==> flow/design.v <==
module FE_STAGE(
  input clk,
  input reset,
  input [1-1:0] from_DE_to_FE,
  input [(1 + 1 + 1 + 32 + 32 )-1:0] from_AGEX_to_FE,   
  input [4-1:0] from_MEM_to_FE,   
  input [4-1:0] from_WB_to_FE, 
  output [16-2-1:0] imem_addr,
  input  [32-1:0] imem_data,
  output[(32+32+32+4)-1:0] FE_latch_out
);
  reg [(32+32+32+4)-1:0] FE_latch;   
  reg [32-1:0] PC_FE_latch;  
  wire [32-1:0] inst_FE;   
  wire [32-1:0] pcplus_FE;   
  wire stall_pipe;  
  wire [(32+32+32+4)-1:0] FE_latch_contents; 
  wire from_AGEX_is_br;
  wire from_AGEX_is_jmp;
  wire from_AGEX_br_cond;
  wire [32-1:0] from_AGEX_br_target;
  wire [32-1:0] from_AGEX_jmp_target;
  reg after_branch;  
  wire busy_stall;
  assign imem_addr = PC_FE_latch[16-1:2];
  assign inst_FE = imem_data;
  assign FE_latch_out = FE_latch;
  assign pcplus_FE = PC_FE_latch + 32'd4;
  assign FE_latch_contents = { 
                                inst_FE,
                                PC_FE_latch, 
                                pcplus_FE,
                                4'b1111  
                                };
   assign  {
                              from_AGEX_is_br,
                              from_AGEX_is_jmp,
                              from_AGEX_br_cond,
                              from_AGEX_br_target,
                              from_AGEX_jmp_target
                              } = from_AGEX_to_FE; 
   assign {
            busy_stall
            } = from_DE_to_FE;
  assign stall_pipe = after_branch;
  always @ (posedge clk or posedge reset) begin
    if(reset) begin
      PC_FE_latch <= 32'h100;
      after_branch <= 0;
      end
    else if(!stall_pipe) begin
            if (((inst_FE[31:28] == 4'b0010) || (inst_FE[31:28] == 4'b0011)) && !busy_stall)  
                after_branch <= 1;
            if (!busy_stall)
                PC_FE_latch <= pcplus_FE;  
            else
                PC_FE_latch <= PC_FE_latch;  
         end
    else if ((from_AGEX_is_br || from_AGEX_is_jmp)) begin
        if (from_AGEX_is_jmp) begin
            PC_FE_latch <= from_AGEX_jmp_target;
            after_branch <= 0; 
        end   
        else if (from_AGEX_br_cond) begin
            PC_FE_latch <= from_AGEX_br_target;
            after_branch <= 0;  
            end
        else
            PC_FE_latch <= PC_FE_latch;
            if (inst_FE[31:28] == 4'b0010)
                after_branch <= 1;
            else
                after_branch <= 0;  
        end
      else
        PC_FE_latch <= PC_FE_latch;
  end
  always @ (posedge clk or posedge reset) begin
    if(reset) 
        begin 
        FE_latch <= {(32+32+32+4){1'b0}}; 
        end 
     else    
        begin
            if (stall_pipe && !busy_stall && !(inst_FE[31:28] == 4'b0010))
                FE_latch <= {(32+32+32+4){1'b0}};  
            else if (!busy_stall)
                FE_latch <= FE_latch_contents; 
        end  
  end
endmodule
module DE_STAGE(
  input clk,
  input reset,
  input [(32+32+32+4)-1:0] from_FE_latch,
  input [(1 + 1 + 1 + 32 + 32 )-1:0] from_AGEX_to_DE,  
  input [4-1:0] from_MEM_to_DE,     
  input [(1 + 1 + 4 + 32 + 32)-1:0] from_WB_to_DE,  
  output [1-1:0] from_DE_to_FE,   
  output[(32+32+32+6+8+32+32+32 + 1 + 1 + 1 + 1 + 1+ 4 + 8 + 4)-1:0] DE_latch_out
);
  reg [(32+32+32+6+8+32+32+32 + 1 + 1 + 1 + 1 + 1+ 4 + 8 + 4)-1:0] DE_latch;
  reg [32-1:0] regs [(1 << 4)-1:0];
  reg [32-1:0] bb_table;  
  wire [32-1:0] inst_DE; 
  wire [32-1:0] inst_logic;
  wire clear_bubble_reg;
  wire [32-1:0] PC_DE;
  wire [32-1:0] pcplus_DE; 
  wire [6-1:0] op1_DE;
  wire [8-1:0] op2_DE;
  wire [16-1:0] imm_DE;
  wire [4-1:0] rd_DE;
  wire [4-1:0] rs_DE;
  wire [4-1:0] rt_DE;
  wire signed [32-1:0] regval1_DE;
  wire signed [32-1:0] regval2_DE;
  wire signed [32-1:0] sxt_imm_DE;
  wire is_br_DE;
  wire is_jmp_DE;
  wire writes_rt;
  wire rd_mem_DE;
  wire wr_mem_DE;
  wire wr_reg_DE;
  wire [4-1:0] wregno_DE;
  reg [32-1:0] prev_inst;
  reg should_bubble;
  wire busy_stall;
  reg [4-1:0] prev_write;
  reg prev_wr_reg_DE;
  wire[(32+32+32+6+8+32+32+32 + 1 + 1 + 1 + 1 + 1+ 4 + 8 + 4)-1:0] DE_latch_contents; 
  wire[4-1:0] bus_canary_DE; 
  wire from_WB_write;
  wire from_WB_readmem;
  wire [4-1:0] from_WB_regno;
  wire [32-1:0] from_WB_memval;
  wire [32-1:0] from_WB_aluval;
  wire from_AGEX_is_br;
  wire from_AGEX_is_jmp;
  wire from_AGEX_br_cond;
  wire [32-1:0] from_AGEX_br_target;
  wire [32-1:0] from_AGEX_jmp_target;
  assign op1_DE = inst_DE[31:26];   
  assign op2_DE = inst_DE[25:18];
  assign imm_DE = inst_DE[23:8];
  assign rd_DE = inst_DE[11:8];
  assign rs_DE = inst_DE[7:4];
  assign rt_DE = inst_DE[3:0];
  assign regval1_DE = regs[rs_DE];
  assign regval2_DE = regs[rt_DE];
  assign writes_rt = ((op1_DE == 6'b010010) || (inst_DE[31] == 1'b1) || (is_jmp_DE));
  assign is_br_DE = (inst_DE[31:28] == 4'b0010);
  assign is_jmp_DE = (inst_DE[31:28] == 4'b0011);
  assign rd_mem_DE = (op1_DE == 6'b010010);  
  assign wr_reg_DE = (writes_rt || (op1_DE == 6'b000000));
  assign wr_mem_DE = (op1_DE == 6'b011010);  
  assign wregno_DE = (writes_rt) ? rt_DE : rd_DE;
  assign DE_latch_out = DE_latch; 
  SXT mysxt (.IN(imm_DE), .OUT(sxt_imm_DE));
  assign {
            inst_DE,
            PC_DE, 
            pcplus_DE,
            bus_canary_DE 
            }  = from_FE_latch;   
  assign {
    from_WB_write,  
    from_WB_readmem,  
    from_WB_regno,  
    from_WB_memval,  
    from_WB_aluval   
  } = from_WB_to_DE;
  assign {
    from_AGEX_is_br,
    from_AGEX_is_jmp,
    from_AGEX_br_cond,
    from_AGEX_br_target,
    from_AGEX_jmp_target
  } = from_AGEX_to_DE;
  assign from_DE_to_FE = {busy_stall};
  wire busy_rs;
  wire busy_rt;
  assign busy_rs = bb_table[rs_DE];
  assign busy_rt = bb_table[rt_DE];
  assign busy_stall = 0;  
    assign DE_latch_contents = {
                                  inst_DE,                         
                                  PC_DE,
                                  pcplus_DE,
                                  op1_DE,
                                  op2_DE,
                                  regval1_DE,
                                  regval2_DE,
                                  sxt_imm_DE,
                                  is_br_DE,
                                  is_jmp_DE,
                                  rd_mem_DE,
                                  wr_mem_DE,
                                  wr_reg_DE,
                                  wregno_DE,
                                  rs_DE,
                                  rt_DE,
                                   bus_canary_DE 
                                  }; 
  always @ (negedge clk or posedge reset) begin
    if(reset) begin
	  	regs[0] <= {32{1'b0}};
	  	regs[1] <= {32{1'b0}};
	   	regs[2] <= {32{1'b0}};
		  regs[3] <= {32{1'b0}};
	  	regs[4] <= {32{1'b0}};
		  regs[5] <= {32{1'b0}};
		  regs[6] <= {32{1'b0}};
		  regs[7] <= {32{1'b0}};
		  regs[8] <= {32{1'b0}};
		  regs[9] <= {32{1'b0}};
		  regs[10] <= {32{1'b0}};
		  regs[11] <= {32{1'b0}};
		  regs[12] <= {32{1'b0}};
		  regs[13] <= {32{1'b0}};
		  regs[14] <= {32{1'b0}};
		  regs[15] <= {32{1'b0}}; 
		  bb_table <= 0;
     end else begin
        if (from_WB_write) begin
            regs[from_WB_regno] <= (from_WB_readmem) ? from_WB_memval : from_WB_aluval;
            bb_table[from_WB_regno] <= 0;  
        end
        if (prev_wr_reg_DE)
            bb_table[prev_write] <= 1;   
     end
  end
  always @ (posedge clk or posedge reset) begin
    if(reset) begin
      DE_latch <= {(32+32+32+6+8+32+32+32 + 1 + 1 + 1 + 1 + 1+ 4 + 8 + 4){1'b0}};
      should_bubble <= 0;
      prev_write <= 0;
      prev_wr_reg_DE <= 0;
      end
     else begin
     if (busy_stall || should_bubble)
        DE_latch <= {(32+32+32+6+8+32+32+32 + 1 + 1 + 1 + 1 + 1+ 4 + 8 + 4){1'b0}};
     else
        DE_latch <= DE_latch_contents;
      if (!busy_stall) begin
        prev_wr_reg_DE <= wr_reg_DE;
        if (wr_reg_DE)                                        
            prev_write <= wregno_DE;
        end
      else begin
        prev_wr_reg_DE <= 0;
        prev_write <= 0;
        end
      if ((!should_bubble) && (!busy_stall))       
        should_bubble <= (is_br_DE || is_jmp_DE);
      else if ((from_AGEX_is_br || from_AGEX_is_jmp))
        should_bubble <= 0;
     end
  end
endmodule
module SXT(IN, OUT);
  parameter IBITS = 16;
  parameter OBITS = 32;
  input  [IBITS-1:0] IN;
  output [OBITS-1:0] OUT;
  assign OUT = {{(OBITS-IBITS){IN[IBITS-1]}}, IN};
endmodule
module AGEX_STAGE(
  input clk,
  input reset,
  input [4 + 1 + 32-1:0] from_MEM_to_AGEX,    
  input [4 + 1 + 32-1:0] from_WB_to_AGEX,   
  input [(32+32+32+6+8+32+32+32 + 1 + 1 + 1 + 1 + 1+ 4 + 8 + 4)-1:0] from_DE_latch,
  output[(32+32+32 + 32 + 1 + 1 + 1 + 4 + 4)-1:0] AGEX_latch_out,
  output[(1 + 1 + 1 + 32 + 32 )-1:0] from_AGEX_to_FE,
  output[(1 + 1 + 1 + 32 + 32 )-1:0] from_AGEX_to_DE
);
  reg [(32+32+32 + 32 + 1 + 1 + 1 + 4 + 4)-1:0] AGEX_latch; 
  assign AGEX_latch_out = AGEX_latch;
  wire[(32+32+32 + 32 + 1 + 1 + 1 + 4 + 4)-1:0] AGEX_latch_contents; 
  wire [32-1:0]inst_AGEX; 
  wire [32-1:0]PC_AGEX;
  wire [32-1:0]pcplus_AGEX; 
  wire [6-1:0] op1_AGEX;
  wire [8-1:0] op2_AGEX;
  wire [16-1:0] imm_AGEX;
  wire signed [32-1:0] regval1_AGEX;
  wire signed [32-1:0] regval2_AGEX;
  wire signed [32-1:0] sxt_imm_AGEX;
  wire signed [32-1:0] raw1;
  wire signed [32-1:0] raw2;
  wire forward_check1EX;
  wire forward_check2EX;
  wire forward_check1MEM;
  wire forward_check2MEM;
  wire [3:0] ex_dest;
  wire ex_write;
  wire [32-1:0] alu_forward; 
  wire [3:0] memwb_dest;
  wire memwb_write;
  wire [32-1:0] wb_forward;
  wire is_br_AGEX;
  wire is_jmp_AGEX;
  wire rd_mem_AGEX;
  wire wr_mem_AGEX;
  wire wr_reg_AGEX;
  wire [4-1:0] wregno_AGEX;
  reg br_cond_AGEX;
  reg [32-1:0] aluout_AGEX; 
  wire[32-1:0] pctarget_AGEX;
  wire[32-1:0] pctarget_AGEX_JMP; 
  wire[3:0] incoming_reg1;
  wire[3:0] incoming_reg2;
  wire[4-1:0] bus_canary_AGEX; 
  always @ (op1_AGEX or regval1_AGEX or regval2_AGEX) begin
    case (op1_AGEX)
      6'b001000 : br_cond_AGEX = (regval1_AGEX == regval2_AGEX);
      6'b001001 : br_cond_AGEX = (regval1_AGEX < regval2_AGEX);
      6'b001010 : br_cond_AGEX = (regval1_AGEX <= regval2_AGEX);
      6'b001011 : br_cond_AGEX = (regval1_AGEX != regval2_AGEX);
      default : br_cond_AGEX = 1'b0;
    endcase
  end
  always @ (op1_AGEX or op2_AGEX or regval1_AGEX or regval2_AGEX or sxt_imm_AGEX) begin
    if(op1_AGEX == 6'b000000)
      case (op2_AGEX)
			8'b00001000	 : aluout_AGEX = {31'b0, regval1_AGEX == regval2_AGEX};
			8'b00001001	 : aluout_AGEX = {31'b0, regval1_AGEX < regval2_AGEX};
		    8'b00001010  : aluout_AGEX = {31'b0, regval1_AGEX <= regval2_AGEX};
		    8'b00001011  : aluout_AGEX = {31'b0, regval1_AGEX != regval2_AGEX};
		    8'b00100000  : aluout_AGEX = (regval1_AGEX + regval2_AGEX);
		    8'b00100100  : aluout_AGEX = (regval1_AGEX & regval2_AGEX);
		    8'b00100101  : aluout_AGEX = (regval1_AGEX | regval2_AGEX);
		    8'b00100110  : aluout_AGEX = (regval1_AGEX ^ regval2_AGEX);
		    8'b00101000  : aluout_AGEX = (regval1_AGEX - regval2_AGEX);
		    8'b00101100  : aluout_AGEX = (~(regval1_AGEX & regval2_AGEX));
		    8'b00101101  : aluout_AGEX = (~(regval1_AGEX | regval2_AGEX));
		    8'b00101110  : aluout_AGEX = (~(regval1_AGEX ^ regval2_AGEX));
		    8'b00110000  : aluout_AGEX = (regval1_AGEX >> regval2_AGEX);
		    8'b00110001  : aluout_AGEX = (regval1_AGEX << regval2_AGEX);
			default	 : aluout_AGEX = {32{1'b0}};
		endcase
	 else if(op1_AGEX == 6'b010010 || op1_AGEX == 6'b011010 || op1_AGEX == 6'b100000)
		aluout_AGEX = regval1_AGEX + sxt_imm_AGEX;
	 else if(op1_AGEX == 6'b100100)
		aluout_AGEX = regval1_AGEX & sxt_imm_AGEX;
	 else if(op1_AGEX == 6'b100101)
		aluout_AGEX = regval1_AGEX | sxt_imm_AGEX;
	 else if(op1_AGEX == 6'b100110)
		aluout_AGEX = regval1_AGEX ^ sxt_imm_AGEX;
     else if(op1_AGEX == 6'b001100)
        aluout_AGEX = PC_AGEX + 4;  
	 else
		aluout_AGEX = {32{1'b0}};
	 end
    assign pctarget_AGEX = PC_AGEX + 4 + 4 * sxt_imm_AGEX;
    assign pctarget_AGEX_JMP = regval1_AGEX + 4 * sxt_imm_AGEX;
    assign {
      ex_dest,
      ex_write,
      alu_forward
    } = from_MEM_to_AGEX;
    assign {
      memwb_dest,
      memwb_write,
      wb_forward
    } = from_WB_to_AGEX;
    wire[4-1:0] in_destex;
    wire[4-1:0] raw_destex;
    assign in_destex = raw_destex;
    wire forward_checkDESTEX;
    assign forward_check1EX = ((incoming_reg1 == ex_dest) & ex_write);
    assign forward_check2EX = ((incoming_reg2 == ex_dest) & ex_write);
    assign forward_checkDESTEX = (((in_destex == ex_dest) & ex_write) & (op1_AGEX == 6'b010010 || op1_AGEX == 6'b011010 || op1_AGEX == 6'b100000));
    assign forward_check1MEM = (memwb_write & (memwb_dest == incoming_reg1) & (~(ex_dest == incoming_reg1) || (ex_write == 0)));
    assign forward_check2MEM = (memwb_write & (memwb_dest == incoming_reg2) & (~(ex_dest == incoming_reg2) || (ex_write == 0)));
    assign forward_checkDESTMEM = ((memwb_write & (memwb_dest == in_destex) & (~(ex_dest == in_destex) || (ex_write == 0))) & (op1_AGEX == 6'b010010 || op1_AGEX == 6'b011010 || op1_AGEX == 6'b100000));
    assign regval1_AGEX = forward_check1EX ? alu_forward : (forward_check1MEM ? wb_forward : raw1);
    assign regval2_AGEX = forward_check2EX ? alu_forward : (forward_check2MEM ? wb_forward : raw2);
    assign wregno_AGEX = in_destex;
    assign  {
                                  inst_AGEX,
                                  PC_AGEX,
                                  pcplus_AGEX,
                                  op1_AGEX,
                                  op2_AGEX,
                                  raw1,
                                  raw2,
                                  sxt_imm_AGEX,                                
                                  is_br_AGEX,
                                  is_jmp_AGEX,
                                  rd_mem_AGEX,
                                  wr_mem_AGEX,
                                  wr_reg_AGEX,
                                  raw_destex,
                                  incoming_reg1,
                                  incoming_reg2,
                                  bus_canary_AGEX
                                  } = from_DE_latch; 
  assign AGEX_latch_contents = {
                                inst_AGEX,
                                PC_AGEX,
                                aluout_AGEX,
                                regval2_AGEX,
                                rd_mem_AGEX,
                                wr_mem_AGEX,
                                wr_reg_AGEX,
                                wregno_AGEX,
                                bus_canary_AGEX     
                                 }; 
  assign from_AGEX_to_FE = {
                                is_br_AGEX,  
                                is_jmp_AGEX,  
                                br_cond_AGEX,  
                                pctarget_AGEX,  
                                pctarget_AGEX_JMP  
                                 }; 
  assign from_AGEX_to_DE = {
                                is_br_AGEX,  
                                is_jmp_AGEX,  
                                br_cond_AGEX,  
                                pctarget_AGEX,  
                                pctarget_AGEX_JMP  
                                 };
  always @ (posedge clk or posedge reset) begin
    if(reset) begin
      AGEX_latch <= {(32+32+32 + 32 + 1 + 1 + 1 + 4 + 4){1'b0}};
        end 
    else 
        begin
            AGEX_latch <= AGEX_latch_contents ;
        end 
  end
endmodule
module MEM_STAGE(
  input clk,
  input reset,
  input  [3:0] KEY,
  output [16-2-1:0] dmem_addr,
  output [32-1:0] dmem_wdata,
  output dmem_we,
  output dmem_re,
  input  [32-1:0] dmem_rdata,
  input [4-1:0] from_WB_to_MEM,  
  input [(32+32+32 + 32 + 1 + 1 + 1 + 4 + 4)-1:0] from_AGEX_latch, 
  output[(32+32+32 +32 + 32 + 1 + 1 + 4 + 1 + 32 + 32 + 4)-1:0] MEM_latch_out,
  output[4-1:0] from_MEM_to_FE,
  output[4-1:0] from_MEM_to_DE,
  output[4 + 1 + 32-1:0] from_MEM_to_AGEX
);
  reg [(32+32+32 +32 + 32 + 1 + 1 + 4 + 1 + 32 + 32 + 4)-1:0] MEM_latch; 
  wire[(32+32+32 +32 + 32 + 1 + 1 + 4 + 1 + 32 + 32 + 4)-1:0] MEM_latch_contents; 
  wire [32-1:0] rd_val_MEM; 
  wire [32-1:0] memaddr_MEM; 
  wire [32-1:0] inst_MEM; 
  wire [32-1:0] PC_MEM;
  wire [32-1:0] aluout_MEM; 
  wire [32-1:0] regval2_MEM;
  wire rd_mem_MEM;
  wire wr_mem_MEM;
  wire wr_reg_MEM;
  wire [4-1:0] wregno_MEM;
  wire [32-1:0 ] regval_MEM;  
   wire [4-1:0] bus_canary_MEM;
  assign rd_val_MEM = (memaddr_MEM == 32'hFFFFF080) ? {{(32-4){1'b0}}, ~KEY} :
  								dmem_rdata;
  assign dmem_addr = memaddr_MEM[16-1:2];
  assign dmem_wdata = regval2_MEM;
  assign dmem_we = wr_mem_MEM;
  assign dmem_re = rd_mem_MEM;
   assign MEM_latch_out = MEM_latch; 
   assign memaddr_MEM = aluout_MEM;
   assign regval_MEM = 0;
   assign {
                                inst_MEM,
                                PC_MEM,
                                aluout_MEM,
                                regval2_MEM,
                                rd_mem_MEM,
                                wr_mem_MEM,
                                wr_reg_MEM,
                                wregno_MEM,
                                 bus_canary_MEM
                                 } = from_AGEX_latch;  
   assign MEM_latch_contents = {
                                inst_MEM,
                                PC_MEM,
                                memaddr_MEM,
                                regval_MEM,
                                regval2_MEM, 
                                wr_mem_MEM,
                                wr_reg_MEM,
                                wregno_MEM,
                                rd_mem_MEM,  
                                rd_val_MEM,  
                                aluout_MEM,  
                              bus_canary_MEM                   
   };
   assign from_MEM_to_AGEX = {
                                wregno_MEM,
                                wr_reg_MEM,
                                aluout_MEM
   };
  always @ (posedge clk or posedge reset) begin
    if(reset) begin
        MEM_latch <= {(32+32+32 +32 + 32 + 1 + 1 + 4 + 1 + 32 + 32 + 4){1'b0}}; 
    end
    else 
     begin 
        MEM_latch <= MEM_latch_contents;
     end 
  end
endmodule
module WB_STAGE(
  input clk,
  input reset,  
  input [(32+32+32 +32 + 32 + 1 + 1 + 4 + 1 + 32 + 32 + 4)-1:0] from_MEM_latch,
  output[4-1:0] from_WB_to_FE,
  output[(1 + 1 + 4 + 32 + 32)-1:0] from_WB_to_DE,  
  output[4 + 1 + 32-1:0] from_WB_to_AGEX,
  output[4-1:0] from_WB_to_MEM,
  output [6:0] HEX0,
  output [6:0] HEX1, 
  output [9:0] LEDR 
);
  wire [32-1:0]inst_WB; 
  wire [32-1:0]PC_WB;
  wire [32-1:0] memaddr_WB; 
  wire [32-1:0] regval_WB; 
  wire [32-1:0] regval2_WB;
  wire wr_mem_WB;
  wire wr_reg_WB;
  wire [4-1:0] wregno_WB;
  wire [4-1:0] bus_canary_WB;
  reg [23:0] HEX_out; 
  reg [9:0] LEDR_out; 
  wire rd_mem_WB;
  wire [32-1:0] rd_val_WB;
  wire [32-1:0] aluout_WB;
 always @ (posedge clk or posedge reset) begin
    if(reset)
	   HEX_out <= 24'hFEDEAD;
	 else if(wr_mem_WB && (memaddr_WB == 32'hFFFFF000))
      HEX_out <= regval2_WB[24-1:0];
  end
  assign HEX0 = HEX_out[3:0];  
  assign HEX1 = HEX_out[7:4];
   assign {
                                inst_WB,                        
                                PC_WB,
                                memaddr_WB,
                                regval_WB,
                                regval2_WB,
                                wr_mem_WB,
                                wr_reg_WB,
                                wregno_WB,
                                rd_mem_WB,
                                rd_val_WB, 
                                aluout_WB, 
                                 bus_canary_WB 
                                 } = from_MEM_latch; 
   assign from_WB_to_DE = {
                                wr_reg_WB,  
                                rd_mem_WB,  
                                wregno_WB,  
                                rd_val_WB,  
                                aluout_WB   
   };
   assign from_WB_to_AGEX = {
                                wregno_WB,
                                wr_reg_WB,
                                aluout_WB
   };
   always @ (posedge clk or posedge reset) begin
    if(reset)
	   LEDR_out <= 0;
	 else if(wr_mem_WB && (memaddr_WB == 32'hFFFFF020))
      LEDR_out <= regval2_WB[10-1:0];
  end
  assign LEDR = LEDR_out;
endmodule 
module project3_frame(
  input        CLOCK_50,
  input        RESET_N,
  input  [3:0] KEY,
  output [6:0] HEX0,
  output [6:0] HEX1,
  output [9:0] LEDR,
  output [16-2-1:0] imem_addr,
  input  [32-1:0] imem_data,
  output [16-2-1:0] dmem_addr,
  output [32-1:0] dmem_wdata,
  output dmem_we,
  output dmem_re,
  input  [32-1:0] dmem_rdata
);
 wire clk;
 wire reset; 
  assign clk = CLOCK_50;
  assign reset = !RESET_N;
  wire [(32+32+32+4)-1:0] FE_latch_out; 
  wire [(32+32+32+6+8+32+32+32 + 1 + 1 + 1 + 1 + 1+ 4 + 8 + 4)-1:0] DE_latch_out; 
  wire [(32+32+32 + 32 + 1 + 1 + 1 + 4 + 4)-1:0] AGEX_latch_out; 
  wire [(32+32+32 +32 + 32 + 1 + 1 + 4 + 1 + 32 + 32 + 4)-1:0] MEM_latch_out;
  wire [1-1:0] from_DE_to_FE;
  wire [(1 + 1 + 1 + 32 + 32 )-1:0] from_AGEX_to_FE;
  wire [4-1:0] from_MEM_to_FE;
  wire [4-1:0] from_WB_to_FE;
  wire [(1 + 1 + 1 + 32 + 32 )-1:0] from_AGEX_to_DE;
  wire [4-1:0] from_MEM_to_DE;
  wire [(1 + 1 + 4 + 32 + 32)-1:0] from_WB_to_DE;
  wire [4 + 1 + 32-1:0] from_MEM_to_AGEX;
  wire [4 + 1 + 32-1:0] from_WB_to_AGEX;
  wire [4-1:0] from_WB_to_MEM;
FE_STAGE my_FE_stage(
    .clk(clk), 
    .reset(reset), 
    .from_DE_to_FE(from_DE_to_FE),
    .from_AGEX_to_FE(from_AGEX_to_FE),
    .from_MEM_to_FE(from_MEM_to_FE),
    .from_WB_to_FE(from_WB_to_FE),
    .imem_addr(imem_addr),
    .imem_data(imem_data),
    .FE_latch_out(FE_latch_out)); 
DE_STAGE my_DE_stage(
  .clk(clk),
  .reset(reset),
  .from_FE_latch(FE_latch_out),
  .from_AGEX_to_DE(from_AGEX_to_DE),  
  .from_MEM_to_DE(from_MEM_to_DE),     
  .from_WB_to_DE(from_WB_to_DE), 
  .from_DE_to_FE(from_DE_to_FE),   
  .DE_latch_out(DE_latch_out)
);
AGEX_STAGE my_AGEX_stage(
  .clk(clk),
  .reset(reset),
  .from_MEM_to_AGEX(from_MEM_to_AGEX),    
  .from_WB_to_AGEX(from_WB_to_AGEX),   
  .from_DE_latch(DE_latch_out),
  .AGEX_latch_out(AGEX_latch_out),
  .from_AGEX_to_FE(from_AGEX_to_FE),
  .from_AGEX_to_DE(from_AGEX_to_DE)
);
MEM_STAGE my_MEM_stage(
  .clk(clk),
  .reset(reset),
  .KEY(KEY),
  .dmem_addr(dmem_addr),
  .dmem_wdata(dmem_wdata),
  .dmem_we(dmem_we),
  .dmem_re(dmem_re),
  .dmem_rdata(dmem_rdata),
  .from_WB_to_MEM(from_WB_to_MEM),  
  .from_AGEX_latch(AGEX_latch_out), 
  .MEM_latch_out(MEM_latch_out),
  .from_MEM_to_FE(from_MEM_to_FE),
  .from_MEM_to_DE(from_MEM_to_DE),
  .from_MEM_to_AGEX(from_MEM_to_AGEX)
);     
WB_STAGE my_WB_stage(
  .clk(clk),
  .reset(reset),  
  .from_MEM_latch(MEM_latch_out),
  .from_WB_to_FE(from_WB_to_FE),
  .from_WB_to_DE(from_WB_to_DE),  
  .from_WB_to_AGEX(from_WB_to_AGEX),
  .from_WB_to_MEM(from_WB_to_MEM),
  .HEX0(HEX0),
  .HEX1(HEX1), 
  .LEDR(LEDR) 
);
endmodule
# From RTL to reports: project3_frame
# The steps from the RTL of project3_frame to its reports follow in flow order.
# Lines are those of the file above, counted from 1.
# Not given: n/a
# design
design	project3_frame
clk_port	CLOCK_50
lib	sky130hd
pvt_corner	tt_025C_1v80

# Word-level counts
# Source: Yosys, flattened and elaborated. Widths are those after wreduce. Registers that Yosys merges into a memory's read port (data or address) are not register bits. Print and check cells do not count.
# classes
add_sub_neg	7
n_cmp	2
n_eq	89
n_shift	2
muxes	29
logic	19
reduce_and_logical	36
# ops
operator	count
32-bit case mux with 16-bit select	2
32-bit two-way mux	16
32-bit case mux with 14-bit select	1
195-bit two-way mux	1
32-bit adder	4
100-bit two-way mux	1
32-bit == test (second input constant)	3
32-bit inverter	3
4-bit == test (second input constant)	24
8-bit by 6-bit == test with 1-bit output (second input constant)	10
32-bit by 3-bit adder with 32-bit output (second input constant)	2
32-bit AND	2
32-bit bitwise OR	2
32-bit XOR	2
4-bit by 3-bit == test with 1-bit output (second input constant)	12
4-bit by 2-bit == test with 1-bit output (second input constant)	10
2-bit AND reduction	17
32-bit subtractor	1
32-bit <= comparator	1
32-bit < comparator	1
32-bit == test	1
32-bit != test	1
32-bit by 32-bit left shift with 32-bit output	1
32-bit by 32-bit >> shifter with 32-bit output	1
8-bit by 4-bit == test with 1-bit output (second input constant)	4
6-bit by 4-bit == test with 1-bit output (second input constant)	5
4-bit == test	6
6-bit by 5-bit == test with 1-bit output (second input constant)	4
# Not listed: further kinds 15, cells in them 46.
# word_totals
ff_bits	1073
in_bits	70
out_inout_bits	86
elab_cells	209

# Longest topological paths
# Longest topological path by Yosys (ltp), each cell counted once; first at word level (registers and memories cut), then after technology mapping (sequential cells cut; the memories' decode and read muxes count).
# depth
depth_word	12
abc_area	0
ltp_mapped	24
ltp_nobuf	19

# After synthesis
# Source: synth_stat.txt of the flow (Yosys; design flattened, memories mapped). It holds for the ABC_AREA given above (unset counts as 0); a run with the other value may have another netlist.
# The area totals of this step are shown rounded.
# by_type
cell_type	count	area_total_um2
sky130_fd_sc_hd__dfrtn_1	512	1.28E+04
sky130_fd_sc_hd__dfrtp_1	399	9.98E+03
sky130_fd_sc_hd__a21oi_1	621	3.11E+03
sky130_fd_sc_hd__a22oi_1	365	2.74E+03
sky130_fd_sc_hd__nor2_1	718	2.7E+03
sky130_fd_sc_hd__ha_1	206	2.58E+03
sky130_fd_sc_hd__mux2i_1	242	2.42E+03
sky130_fd_sc_hd__o21ai_0	388	1.94E+03
sky130_fd_sc_hd__nand2_1	449	1.69E+03
sky130_fd_sc_hd__clkbuf_1	396	1.49E+03
sky130_fd_sc_hd__xnor2_1	149	1.31E+03
sky130_fd_sc_hd__nand4_1	159	994.704
sky130_fd_sc_hd__nor3_1	167	835.802
sky130_fd_sc_hd__and2_1	107	669.392
sky130_fd_sc_hd__a221oi_1	76	665.638
sky130_fd_sc_hd__xor2_1	74	648.122
sky130_fd_sc_hd__nand3_1	118	590.566
sky130_fd_sc_hd__inv_1	142	533.011
# Other cell types: 70; their cells: 989.
# mapped
cells	6277
area_um2	55100
ff_cells	917
# By module: a second synthesis without flattening, with its own total; a netlist apart from the flattened one above.
# unflattened
hier_cells	7566
hier_area_um2	68900
# Rows give one instance, submodules left out.
# modules
mod	instances	cells	mod_area_um2	mod_seq_area_um2
DE_STAGE	1	3440	33100	18000
AGEX_STAGE	1	2949	21800	3480
FE_STAGE	1	593	6180	3200
MEM_STAGE	1	380	5800	4280
WB_STAGE	1	171	1720	457
SXT	1	32	240	0.0
project3_frame	1	1	3.8	0.0

# Settings and measured results of 3 stored flow runs for module project3_frame (sky130hd), not sorted in any way. The constraints put input and output delay at 20% of the set period each and load the outputs with 0.01 pF.
# By "period_reached_ns" is meant the clock period of the run minus its worst setup slack. This is arithmetic on one report: input and output delays are still those of the set period (20% each).
# By "worst_setup_path_time_ns" is meant the share of the clock period that the worst setup path is allowed (20% is reserved at inputs, 20% at outputs), minus its slack. Clock arrival times at its registers enter into it.
# "final_power_uw": no workload was simulated; the value follows from the tool's default switching activity.
# Results are given in rounded form.
# A setting shown as - is not set for that run.
# Results: - = not shown.
item,job 1,job 2,job 3
CAP_MARGIN,35,20,15
CELL_PAD_IN_SITES_GLOBAL_PLACEMENT,3,-,-
CORE_ASPECT_RATIO,1.2,-,-
CORE_MARGIN,7,2,2
CORE_UTILIZATION,29,40,35
CTS_CLUSTER_DIAMETER,370,-,342
MIN_ROUTING_LAYER,met2,-,met1
SETUP_SLACK_MARGIN,3.3,-,-
SLEW_MARGIN,30,20,40
TNS_END_PERCENT,75,-,-
period_ns,12.1,6.98,7.75
ABC_AREA,-,-,1
CTS_CLUSTER_SIZE,-,-,37
GPL_TIMING_DRIVEN,-,-,0
MAX_ROUTING_LAYER,-,-,met4
PLACE_DENSITY_LB_ADDON,-,-,0.09
die_footprint_um2,202000,141000,166000
fin_hold_ws_ns,0.338,0.349,0.364
worst_setup_path_time_ns,-,-,7.44
path_kind,-,-,register to register
final_stdcell_area_um2,64200,62700,63000
post_synth_area_um2,55100,55100,56900
period_reached_ns,-,-,7.444
setup_ws_ns,3.23,0.762,0.306
finish.utilization_pct,34.0,45.8,38.8
total_negative_slack_ns,0.000,0.000,0.000
final_power_uw,20100,32800,29400
